==> flow/design.v <==
module ALU(
	input[31:0] SrcA,
	input[31:0] SrcB,
	input[3:0] ALUOp,
	output reg[31:0] ALUResult,
	output reg[3:0] ALUFlags
	);
	always @ (*)
	begin
		ALUFlags = 4'b0000;
		if(SrcA == SrcB)
			ALUFlags[2] = 1'b1;
		case(ALUOp)
			4'b0010:
			begin
				ALUResult = SrcA - SrcB;
			end
			4'b0100:
			begin
				ALUResult = SrcA + SrcB;
			end
			4'b1010:
			begin
				ALUResult = SrcA - SrcB;
			end
			4'b1101:
			begin
				ALUResult = SrcB;
			end
			default:
			begin
				ALUResult = 32'h00000000;
			end
		endcase
	end
endmodule
module Extend(  
	input[23:0] in,
	input[1:0] ImmSrc,
	output reg[31:0] ExtImm
	);
	integer i;
	always @ (*)
	begin
		case(ImmSrc  )
		  2'b00:
		begin
			ExtImm[7:0] = in[7:0];
			for(i=8; i<32; i=i+1)
				ExtImm[i] = in[7];
		end
		  2'b01:
		begin
			ExtImm[11:0] = in[11:0];
			for(i=12; i<32; i=i+1)
				ExtImm[i] = 'b0;
		end
		  2'b10:
		begin
			ExtImm[1:0] = 2'b00;
			ExtImm[25:2] = in[23:0];
			for(i=26; i<32; i=i+1)
				ExtImm[i] = in[23];
		end
		default:
			ExtImm = 'h00000000;
		endcase
	end
endmodule
module RegisterFile(
	input clk, 
	input reset, 
	input we,
	input[1:0] RegSrc,
	input[3:0] addr1,
	input[3:0] addr2,
	input[3:0] addr3,
	input[3:0] waddr,
	input[31:0] wdata,
	input[31:0] pcin,
	output reg[31:0] data1,
	output reg[31:0] data2,
	output reg[31:0] data3,
	output[31:0] pcout
	);
	reg[31:0] registers[15:0];
	integer idx;
	assign pcout = registers[15];
	always @ (posedge clk)
	begin
		if (reset)
		begin
			for(idx=0; idx<=15; idx=idx+1) begin
				registers[idx] <= 'h00000000;
			end
		end
		else  
		begin
			if(  we)
			begin
				if(RegSrc[0] != 1'b1)
					registers[waddr] <= wdata;
				else
					registers[14] <= registers[15] + 'd4;
			end
			if(  waddr != 4'b1111 || RegSrc[0] == 1'b1 || we == 1'b0)
				registers[15] <= pcin;
		end
	end
	always @ (*)
	begin
		begin
			if(  addr1 == 15)
			begin
				data1 = registers[15] + 32'd8;
			end
			else
			begin
				data1 = registers[addr1];
			end
			if(  addr2 == 15)
			begin
				data2 = registers[15] + 32'd8;
			end
			else
			begin
				if (  RegSrc[1] == 1'b0)
					data2 = registers[addr2];
				else
					data2 = registers[waddr];
			end
			if(  addr3 == 15)
			begin
				data3 = registers[15] + 32'd8;
			end
			else
			begin
				data3 = registers[addr3];
			end
		end
	end
endmodule
module Decoder (
	input[1:0] op,
	input[5:0] funct,
	output reg MemtoReg,
	output reg ALUSrc,
	output reg[1:0] ImmSrc,
	output reg[1:0] RegSrc,
	output reg[3:0] ALUOp,
	output reg Svalue
	);
	always @(*)
	begin
		case (op)
			2'b00:
			begin
				MemtoReg = 1'b0;
				ALUOp = funct[4:1];
				Svalue = funct[0];
				if(funct[5] == 1'b1)
				begin
					ALUSrc = 1'b1;
					ImmSrc = 2'b00;  
					RegSrc = 2'b00;
				end
				else
				begin
					ALUSrc = 1'b0;
					ImmSrc = 2'b00;
					RegSrc = 2'b00;
				end
			end
			2'b01:
			begin
				MemtoReg = 1'b1;
				ALUOp = (funct[3] == 1'b1) ? 4'b0100 : 4'b0010;
				Svalue = 1'b0;
				if(funct[5] == 1'b0)
				begin
					ALUSrc = 1'b1;
					ImmSrc = 2'b01;
					RegSrc = 2'b00;
				end
				else 
				begin
					ALUSrc = 1'b0;
					ImmSrc = 2'b01;
					RegSrc = 2'b00;				
				end
			end
			2'b10:
			begin
				MemtoReg = 1'b0;
				ALUOp = 4'b0100;
				Svalue = 1'b0;
				ALUSrc = 1'b1;
				ImmSrc = 2'b10;
				RegSrc = 2'b01;
			end
			default:
			begin
				MemtoReg = 1'b0;
				ALUOp = 4'b0000;
				Svalue = 1'b0;
				ALUSrc = 1'b0;
				ImmSrc = 2'b00;
				RegSrc = 2'b00;
			end
		endcase
	end
endmodule
module ConditionalLogic (
	input clk,
	input reset,
	input[1:0] op,
	input[5:0] funct,
	input[3:0] cond,
	input[3:0] ALUFlags,
	output reg PCSrc,
	output reg RegWrite,
	output reg MemWrite
	);
	reg condEx;
	reg Zero;
	always @(posedge clk)
	begin
		if (reset)
			Zero <= 1'b0;
		else if (op == 2'b00 && funct[4:1] == 4'b1010 && condEx == 1'b1)
			Zero <= ALUFlags[2];
	end
	always @(*)
	begin
		case(cond)
			4'b0000: condEx = (Zero == 1'b1) ? 1'b1 : 1'b0;
			4'b0001: condEx = (Zero == 1'b0) ? 1'b1 : 1'b0;
			default: condEx = 1'b1;
		endcase
	end
	always @(*)
	begin
		case(op)
			2'b00: 
			begin
				PCSrc = 1'b0;
				MemWrite = 1'b0;
				if(condEx == 1'b1)
					RegWrite = (funct[4:1] == 4'b0010 || funct[4:1] == 4'b0100 || funct[4:1] == 4'b1101) ? 1'b1 : 1'b0;
				else
					RegWrite = 1'b0;
			end
			2'b01:
			begin
				PCSrc = 1'b0;
				if(condEx == 1'b1)
				begin
					MemWrite = ~funct[0];
					RegWrite = funct[0];
				end
				else
				begin
					MemWrite = 1'b0;
					RegWrite = 1'b0;
				end
			end
			2'b10:
			begin
				MemWrite = 1'b0;
				if(condEx == 1'b1)
				begin
					PCSrc = 1'b1;
					RegWrite = (funct[4] == 1'b1) ? 1'b1 : 1'b0;
				end
				else
				begin
					PCSrc = 1'b0;
					RegWrite = 1'b0;
				end
			end
			default:
			begin
				PCSrc = 1'b0;
				MemWrite = 1'b0;
				RegWrite = 1'b0;
			end
		endcase
	end
endmodule
module ControlUnit(
	input clk,
	input reset,
	input[3:0] ALUFlags,
	input[3:0] cond,
	input[1:0] op,
	input[5:0] funct,
	output[3:0] ALUOp,
	output[1:0] ImmSrc,
	output[1:0] RegSrc,
	output PCSrc,
	output RegWrite,
	output MemWrite,
	output MemtoReg,
	output ALUSrc,
	output Svalue
	);
	Decoder _decoder(
		.op			(op),
		.funct		(funct),
		.MemtoReg	(MemtoReg),
		.ALUSrc		(ALUSrc),
		.ImmSrc		(ImmSrc),
		.RegSrc		(RegSrc),
		.ALUOp 		(ALUOp),
		.Svalue		(Svalue));
	ConditionalLogic _conditional(
		.clk		(clk),
		.reset		(reset),
		.op			(op),
		.funct		(funct),
		.cond		(cond),
		.ALUFlags	(ALUFlags),
		.PCSrc		(PCSrc),
		.RegWrite	(RegWrite),
		.MemWrite	(MemWrite));
endmodule
module ARMProcessor(
	input clk,
	input reset,
	output[31:0] pc,
	input[31:0] inst,
	input nIRQ,
	output[3:0] be,
	output[31:0] memaddr,
	output memwrite,
	output memread,
	output[31:0] writedata,
	input[31:0] readdata
	);
	assign pc = pctmp;
	assign be = 4'b1111;  
	wire[3:0] ReadAddr1, ReadAddr2, WriteAddr;
	wire[31:0] ReadData1, ReadData2, ReadData3;
	wire[31:0] Result, ExtImm, SrcB, ALUResult, PCPlus4, PCBranch, pctmp;
	wire[3:0] ALUOp, ALUFlags;
	wire[1:0] RegSrc, ImmSrc;
	wire PCSrc, RegWrite, MemWrite, MemtoReg, ALUSrc, Svalue;
	wire[31:0] NextPC;
	assign ReadAddr1 = inst[19:16];
	assign ReadAddr2 = inst[3:0];
	assign WriteAddr = inst[15:12];
	assign memaddr = ALUResult;
	assign memwrite = MemWrite;
	assign memread = 'b1;
	assign writedata = ReadData3;
	assign SrcB = (ALUSrc == 1'b0) ? ReadData2 : ExtImm;
	assign Result = (MemtoReg == 1'b0) ? ALUResult : readdata;
	assign PCPlus4 = pctmp + 32'd4;
	assign PCBranch = pctmp + ExtImm + 32'd8;
	assign NextPC = (PCSrc == 1'b0) ? PCPlus4 : PCBranch;
	ControlUnit _ControlUnit(
			.clk(clk),
			.reset(reset),
			.ALUFlags(ALUFlags), 
			.cond(inst[31:28]), 
			.op(inst[27:26]), 
			.funct(inst[25:20]), 
			.ALUOp(ALUOp), 
			.ImmSrc(ImmSrc), 
			.RegSrc(RegSrc),  
			.PCSrc(PCSrc), 
			.RegWrite(RegWrite), 
			.MemWrite(MemWrite), 
			.MemtoReg(MemtoReg), 
			.ALUSrc(ALUSrc), 
			.Svalue(Svalue)
	);
	RegisterFile _RegisterFile( 
			.clk(clk), 
			.reset(reset), 
			.we(RegWrite), 
			.RegSrc(RegSrc), 
			.addr1(ReadAddr1), 
			.addr2(ReadAddr2), 
			.addr3(WriteAddr),
			.waddr(WriteAddr), 
			.wdata(Result), 
			.pcin(NextPC), 
			.data1(ReadData1), 
			.data2(ReadData2), 
			.data3(ReadData3), 
			.pcout(pctmp)
	);
	Extend _Extend( 
		.in(inst[23:0]), 
		.ImmSrc(ImmSrc), 
		.ExtImm(ExtImm) 
	);
	ALU _ALU( 
		.SrcA(ReadData1), 
		.SrcB(SrcB), 
		.ALUOp(ALUOp), 
		.ALUFlags(ALUFlags), 
		.ALUResult(ALUResult) 
	); 
endmodule
== Step by step through the tools: ARMProcessor ==
The steps from the RTL of ARMProcessor to its reports follow in flow order.
Lines are those of the file above, counted from 1.
Operators carry their Yosys type and port widths (W data, S select, Z words).
A cell with - has no value.
Design
  top module: ARMProcessor
  clock: clk
  library: sky130hd
  timing corner: tt_025C_1v80

== After elaboration ==
Counts by Yosys on the flattened word-level netlist (proc, flatten, opt, wreduce; memories kept). Register bits leave out memories and registers merged into their read ports (data or address); mux counts leave out enables and synchronous resets folded into registers. Print and check cells are left out. Cells with the same type and inputs are merged into one.
Yosys's memory passes give these memory sizes; they may raise the number of words (mostly to a power of two), join words into wider ones and drop unused or constant bits.
Word-level totals
  bits in registers: 1
  bits in latches: 0
  memory bits (writable): 512
  memory bits (read-only): 0
  memories kept: 1
  input port bits: 67
  output and inout bits: 102
  elaborated cells: 114
Memory list
  _RegisterFile.registers: depth 16, bits a word 32, RTL line 86  | reg[31:0] registers[15:0];
Cells by class
  add/subtract/negate cells: 6
  $mul: 0
  divide/modulo/power cells: 0
  order comparisons: 0
  eq/ne operators: 18
  shift-type cells: 0
  mux-type cells: 72
  bitwise gates (word level): 4
  reductions and logical operators: 12
Operator list (number)
  $mux W32: 17
  $pmux W32 S3: 1
  $add A32 B32 Y32: 2
  $add A32 B4 Y32 const B: 2
  $add A32 B3 Y32 const B: 1
  $sub A32 B32 Y32: 1
  $eq A32 B32 Y1: 1
  $pmux W1 S2: 16
  $eq A4 B4 Y1 const B: 7
  $mux W1: 25
  $pmux W1 S3: 5
  $pmux W6 S2: 1
  $pmux W4 S3: 1
  $mux W4: 3
  $eq A4 B2 Y1 const B: 2
  $eq A4 B3 Y1 const B: 2
  $reduce_or A2 Y1: 3
  $logic_or A1 B1 Y1: 4
  $eq A2 B1 Y1 const B: 2
  $eq A2 B2 Y1 const B: 2
  $logic_not A2 Y1: 2
  $eq A4 B1 Y1 const B: 1
  $ne A4 B4 Y1 const B: 1
  $logic_not A4 Y1: 1
  $pmux W2 S2: 1
  $mux W3: 1
  $or A1 B1 Y1: 2
  $logic_and A1 B1 Y1: 2
Not listed: further kinds 2, cells in them 3.

== Logic depth ==
Longest topological path by Yosys (ltp), each cell counted once; first at word level (registers and memories cut), then after technology mapping (sequential cells cut; the memories' decode and read muxes count).
Logic depth
  word-level depth: 12
  ABC_AREA: 1
  gate-level depth with buffers: 30
  mapped depth without buffers: 27

== Netlist ==
The flow's flattened synthesis, as Yosys stat reports it; memories are mapped. The netlist is that of the ABC_AREA named above (0 if unset); the other value can give another one.
Synthesis totals
  cells in the netlist: 5623
  mapped area: 41237.0 um2
  sequential area: 15394.8 um2
  mapped flip-flops: 513
  buffer cells: 395
Cell types
  sky130_fd_sc_hd__edfxtp_1: number 512, area in all 1.54E+04 um2
  sky130_fd_sc_hd__o21ai_0: number 676, area in all 3.38E+03 um2
  sky130_fd_sc_hd__nand2_1: number 845, area in all 3.17E+03 um2
  sky130_fd_sc_hd__a21oi_1: number 601, area in all 3.01E+03 um2
  sky130_fd_sc_hd__nor2_1: number 755, area in all 2.83E+03 um2
  sky130_fd_sc_hd__inv_1: number 520, area in all 1.95E+03 um2
  sky130_fd_sc_hd__nand3_1: number 376, area in all 1.88E+03 um2
  sky130_fd_sc_hd__ha_1: number 132, area in all 1.65E+03 um2
  sky130_fd_sc_hd__a22oi_1: number 119, area in all 893.357 um2
  sky130_fd_sc_hd__clkbuf_1: number 228, area in all 855.821 um2
  sky130_fd_sc_hd__xor2_1: number 55, area in all 481.712 um2
  sky130_fd_sc_hd__buf_2: number 92, area in all 460.442 um2
  sky130_fd_sc_hd__o221ai_1: number 52, area in all 455.437 um2
  sky130_fd_sc_hd__o211ai_1: number 55, area in all 412.896 um2
  sky130_fd_sc_hd__buf_4: number 35, area in all 262.752 um2
  sky130_fd_sc_hd__or2_2: number 42, area in all 262.752 um2
  sky130_fd_sc_hd__nand2_2: number 41, area in all 256.496 um2
  sky130_fd_sc_hd__nor2_2: number 40, area in all 250.24 um2
Other cell types: 56; their cells: 447.

== Worst setup path after synthesis ==
OpenSTA on the mapped netlist: ideal clock, no wires. The path of least setup slack (recovery checks aside). Input and output delay are each 20% of the period. Register names are those of the netlist, which keeps one name where synthesis merged equal registers.
Timing path after synthesis
  path type: input to output
  start point: in inst[27]
  end point: out memaddr[18]
  clock period: 9.0 ns
  external input delay: 1.800 ns
  external output delay: 1.800 ns
  launch time at the first pin: 1.800 ns
  arrival time: 4.942 ns
  data required time: 7.200 ns
  slack: 2.258 ns
  path delay: 3.142 ns
  stages on the path: 23
  buffers on the path: 2
  synthesis period reached: 6.742 ns
"path delay" is the arrival time less input delay plus setup time.
A path that ends at an output port has no setup time.
"stages on the path": output pins that drive a net of the path, with the launching flip-flop's if there is one; two outputs of one cell count as two.
"synthesis period reached" is the clock period less the worst setup slack; recovery checks do not enter. This is arithmetic on one report: input and output delays are still those of the set period (20% each).
Between the ends stands the longest chain of elaborated cells between them, by number of cells; it is not shown to be the way that was timed. Of several equally long chains one is given.
A line is the first line of the expression or statement that the cell stems from. Yosys adds cells for indexed reads and writes and turns some case tables into memories.
On the way, after synthesis
  cell sequence: sky130_fd_sc_hd__inv_1 sky130_fd_sc_hd__ha_1 sky130_fd_sc_hd__buf_4 sky130_fd_sc_hd__inv_2 sky130_fd_sc_hd__o21ai_0 sky130_fd_sc_hd__nand2_1 sky130_fd_sc_hd__buf_2 sky130_fd_sc_hd__o21ai_0 sky130_fd_sc_hd__o21ai_1 sky130_fd_sc_hd__ha_1 sky130_fd_sc_hd__inv_1 sky130_fd_sc_hd__fa_1 sky130_fd_sc_hd__inv_1 sky130_fd_sc_hd__nand2_1 sky130_fd_sc_hd__a21oi_2 sky130_fd_sc_hd__nand2_1 sky130_fd_sc_hd__nand2_1 sky130_fd_sc_hd__nand3_1 sky130_fd_sc_hd__nand2_1 sky130_fd_sc_hd__a21oi_1 sky130_fd_sc_hd__or2_2 sky130_fd_sc_hd__nand3_1 sky130_fd_sc_hd__nand3_1
  length of the longest elaborated chain: 8
  elaborated cells on any way between the ends: 33
  those cells by class: add/sub (2); eq/ne (8); mux (18); reduce/logical (5)
RTL lines, path after synthesis
  start, declared: RTL line 331  | input[31:0] inst,
  $eq A2 B2 Y1: RTL line 155  | case (op)
  $pmux W2 S2: RTL line 155
  $eq A2 B1 Y1: RTL line 45  | case(ImmSrc )
  $reduce_or A2 Y1
  $mux W2: RTL line 45
  $mux W32: RTL line 356  | assign SrcB = (ALUSrc == 1'b0) ? ReadData2 : ExtImm;
  $sub A32 B32 Y32: RTL line 16  | ALUResult = SrcA - SrcB;
  $pmux W32 S3: RTL line 13  | case(ALUOp)
  end, declared: RTL line 334  | output[31:0] memaddr,

== Path in the finished layout ==
Path of least setup slack in the final report of entry A (OpenROAD, finished layout, wires in). Where an end is a register, its clock arrival counts in the times.
Timing path post-layout
  path type: input to output
  start point: in inst[26]
  end point: out memaddr[21]
  clock period: 9.0 ns
  external input delay: 1.80 ns
  external output delay: 1.80 ns
  launch time at the first pin: 1.80 ns
  arrival time: 6.99 ns
  data required time: 7.20 ns
  slack: 0.21 ns
  stages on the path: 24
  buffers on the path: 4
Between the ends stands the longest chain of elaborated cells between them, by number of cells; it is not shown to be the way that was timed. Of several equally long chains one is given.
On the way, post-layout
  cell sequence: sky130_fd_sc_hd__clkdlybuf4s50_1 sky130_fd_sc_hd__inv_1 sky130_fd_sc_hd__ha_1 sky130_fd_sc_hd__a21oi_1 sky130_fd_sc_hd__o21ai_0 sky130_fd_sc_hd__nand2_2 sky130_fd_sc_hd__buf_4 sky130_fd_sc_hd__nand3_1 sky130_fd_sc_hd__o21ai_0 sky130_fd_sc_hd__inv_1 sky130_fd_sc_hd__ha_1 sky130_fd_sc_hd__inv_1 sky130_fd_sc_hd__nand2_1 sky130_fd_sc_hd__buf_4 sky130_fd_sc_hd__nor2_1 sky130_fd_sc_hd__inv_1 sky130_fd_sc_hd__nor2_1 sky130_fd_sc_hd__nand4_1 sky130_fd_sc_hd__nand3_1 sky130_fd_sc_hd__nor2_1 sky130_fd_sc_hd__nor2_1 sky130_fd_sc_hd__nand2_1 sky130_fd_sc_hd__nand3_1 sky130_fd_sc_hd__clkdlybuf4s50_1
  length of the longest elaborated chain: 8
  elaborated cells on any way between the ends: 36
  those cells by class: add/sub (2); eq/ne (8); mux (21); reduce/logical (5)
RTL lines, path post-layout
  start, declared: RTL line 331  | input[31:0] inst,
  $eq A2 B2 Y1: RTL line 155  | case (op)
  $pmux W2 S2: RTL line 155
  $eq A2 B1 Y1: RTL line 45  | case(ImmSrc )
  $reduce_or A2 Y1
  $mux W2: RTL line 45
  $mux W32: RTL line 356  | assign SrcB = (ALUSrc == 1'b0) ? ReadData2 : ExtImm;
  $sub A32 B32 Y32: RTL line 16  | ALUResult = SrcA - SrcB;
  $pmux W32 S3: RTL line 13  | case(ALUOp)
  end, declared: RTL line 334  | output[31:0] memaddr,

## Implementation results

ARMProcessor through Yosys and OpenROAD on sky130hd: 4 stored runs, unordered, with their settings and measured results. The constraints put input and output delay at 20% of the set period each and load the outputs with 0.01 pF.
"achieved clock period (ns)" = clock period - worst setup slack. The figure is calculated, with input and output delays left at 20% of the set period.
"worst setup path time (ns)" means the part of the period allowed to the worst setup path (the constraints hold back 20% at inputs and 20% at outputs) less its slack; where the path has registers, the arrival times of their clocks count too.
By "finish__power__total" is meant OpenSTA's value without simulated activity: inputs other than the clock are taken to toggle once in ten clock periods, and the tool carries that through the logic.

Flow files of entry A
==> flow/run.sh <==
#!/bin/bash
# the make line also repeats the synthesis and layout settings of config.mk as NAME=value (left out here)
make -C /OpenROAD-flow-scripts/flow DESIGN_CONFIG=/design/flow/config.mk WORK_HOME=/design/flow/orfs CLKGATE_MAP_FILE= finish
==> flow/config.mk <==
export PLATFORM = sky130hd
export DESIGN_NAME = ARMProcessor
export DESIGN_NICKNAME = ARMProcessor
export VERILOG_FILES = /design/flow/design.v
export SDC_FILE = /design/flow/constraint.sdc
export NUM_CORES = 4
export LEC_CHECK = 0
export ABC_AREA = 1
export CAP_MARGIN = 10
export CELL_PAD_IN_SITES_GLOBAL_PLACEMENT = 2
export CORE_ASPECT_RATIO = 1.03
export CORE_MARGIN = 2
export CORE_UTILIZATION = 40
export CTS_CLUSTER_DIAMETER = 362
export GPL_ROUTABILITY_DRIVEN = 1
export MAX_ROUTING_LAYER = met4
export SLEW_MARGIN = 20
==> flow/constraint.sdc <==
create_clock -name core_clock -period 9.0 [get_ports {clk}]
set_input_delay 1.8000 -clock core_clock [delete_from_list [all_inputs] [get_ports {clk}]]
set_output_delay 1.8000 -clock core_clock [all_outputs]
set_load 0.01 [all_outputs]

report of entry A
yosys chip area after synthesis (um^2): 41237.0
finish__design__die__area: 105677.0
finish__design__instance__area__stdcell: 47549.4
finish__design__instance__utilization: 0.4649
finish__timing__setup__ws: 0.214
finish__timing__setup__tns: 0.000
finish__timing__hold__ws: 0.495
finish__power__total: 8.386e-03
achieved clock period (ns): 8.786
worst setup path time (ns): 5.19
worst setup path kind: input to output

Flow files of entry B
==> flow/run.sh <==
#!/bin/bash
# the make line also repeats the synthesis and layout settings of config.mk as NAME=value (left out here)
make -C /OpenROAD-flow-scripts/flow DESIGN_CONFIG=/design/flow/config.mk WORK_HOME=/design/flow/orfs CLKGATE_MAP_FILE= finish
==> flow/config.mk <==
export PLATFORM = sky130hd
export DESIGN_NAME = ARMProcessor
export DESIGN_NICKNAME = ARMProcessor
export VERILOG_FILES = /design/flow/design.v
export SDC_FILE = /design/flow/constraint.sdc
export NUM_CORES = 4
export LEC_CHECK = 0
export ABC_AREA = 0
export CAP_MARGIN = 20
export CELL_PAD_IN_SITES_DETAIL_PLACEMENT = 2
export CELL_PAD_IN_SITES_GLOBAL_PLACEMENT = 2
export CORE_MARGIN = 2
export CORE_UTILIZATION = 16
export CTS_CLUSTER_DIAMETER = 367
export GPL_ROUTABILITY_DRIVEN = 1
export MIN_ROUTING_LAYER = met2
export SETUP_SLACK_MARGIN = 1.57
export SLEW_MARGIN = 20
export TNS_END_PERCENT = 20
==> flow/constraint.sdc <==
create_clock -name core_clock -period 7.93 [get_ports {clk}]
set_input_delay 1.5860 -clock core_clock [delete_from_list [all_inputs] [get_ports {clk}]]
set_output_delay 1.5860 -clock core_clock [all_outputs]
set_load 0.01 [all_outputs]

report of entry B
yosys chip area after synthesis (um^2): 39275.2
finish__design__die__area: 249450.0
finish__design__instance__area__stdcell: 54552.3
finish__design__instance__utilization: 0.2239
finish__timing__setup__ws: 0.185
finish__timing__setup__tns: 0.000
finish__timing__hold__ws: 0.557
finish__power__total: 1.078e-02
achieved clock period (ns): 7.745
worst setup path time (ns): 4.57
worst setup path kind: input to output

Flow files of entry C
==> flow/run.sh <==
#!/bin/bash
# the make line also repeats the synthesis and layout settings of config.mk as NAME=value (left out here)
make -C /OpenROAD-flow-scripts/flow DESIGN_CONFIG=/design/flow/config.mk WORK_HOME=/design/flow/orfs CLKGATE_MAP_FILE= finish
==> flow/config.mk <==
export PLATFORM = sky130hd
export DESIGN_NAME = ARMProcessor
export DESIGN_NICKNAME = ARMProcessor
export VERILOG_FILES = /design/flow/design.v
export SDC_FILE = /design/flow/constraint.sdc
export NUM_CORES = 4
export LEC_CHECK = 0
export ABC_AREA = 1
export CAP_MARGIN = 10
export CELL_PAD_IN_SITES_GLOBAL_PLACEMENT = 3
export CORE_ASPECT_RATIO = 1.78
export CORE_MARGIN = 3
export CORE_UTILIZATION = 50
export CTS_CLUSTER_DIAMETER = 97
export CTS_CLUSTER_SIZE = 63
export GPL_ROUTABILITY_DRIVEN = 1
export HOLD_SLACK_MARGIN = 0.3
export MAX_ROUTING_LAYER = met5
export MIN_ROUTING_LAYER = met2
export SETUP_SLACK_MARGIN = 0.16
export SLEW_MARGIN = 15
==> flow/constraint.sdc <==
create_clock -name core_clock -period 7.23 [get_ports {clk}]
set_input_delay 1.4460 -clock core_clock [delete_from_list [all_inputs] [get_ports {clk}]]
set_output_delay 1.4460 -clock core_clock [all_outputs]
set_load 0.01 [all_outputs]

report of entry C: did not finish, place, GPL-0301

Flow files of entry D
==> flow/run.sh <==
#!/bin/bash
# the make line also repeats the synthesis and layout settings of config.mk as NAME=value (left out here)
make -C /OpenROAD-flow-scripts/flow DESIGN_CONFIG=/design/flow/config.mk WORK_HOME=/design/flow/orfs CLKGATE_MAP_FILE= finish
==> flow/config.mk <==
export PLATFORM = sky130hd
export DESIGN_NAME = ARMProcessor
export DESIGN_NICKNAME = ARMProcessor
export VERILOG_FILES = /design/flow/design.v
export SDC_FILE = /design/flow/constraint.sdc
export NUM_CORES = 4
export LEC_CHECK = 0
export ABC_AREA = 1
export CAP_MARGIN = 20
export CELL_PAD_IN_SITES_GLOBAL_PLACEMENT = 3
export CORE_ASPECT_RATIO = 1.78
export CORE_MARGIN = 2
export CORE_UTILIZATION = 50
export CTS_CLUSTER_DIAMETER = 97
export CTS_CLUSTER_SIZE = 63
export GPL_ROUTABILITY_DRIVEN = 1
export HOLD_SLACK_MARGIN = 0.3
export MAX_ROUTING_LAYER = met5
export MIN_ROUTING_LAYER = met2
export SLEW_MARGIN = 15
==> flow/constraint.sdc <==
create_clock -name core_clock -period 7.23 [get_ports {clk}]
set_input_delay 1.4460 -clock core_clock [delete_from_list [all_inputs] [get_ports {clk}]]
set_output_delay 1.4460 -clock core_clock [all_outputs]
set_load 0.01 [all_outputs]

report of entry D: did not finish, place, GPL-0301
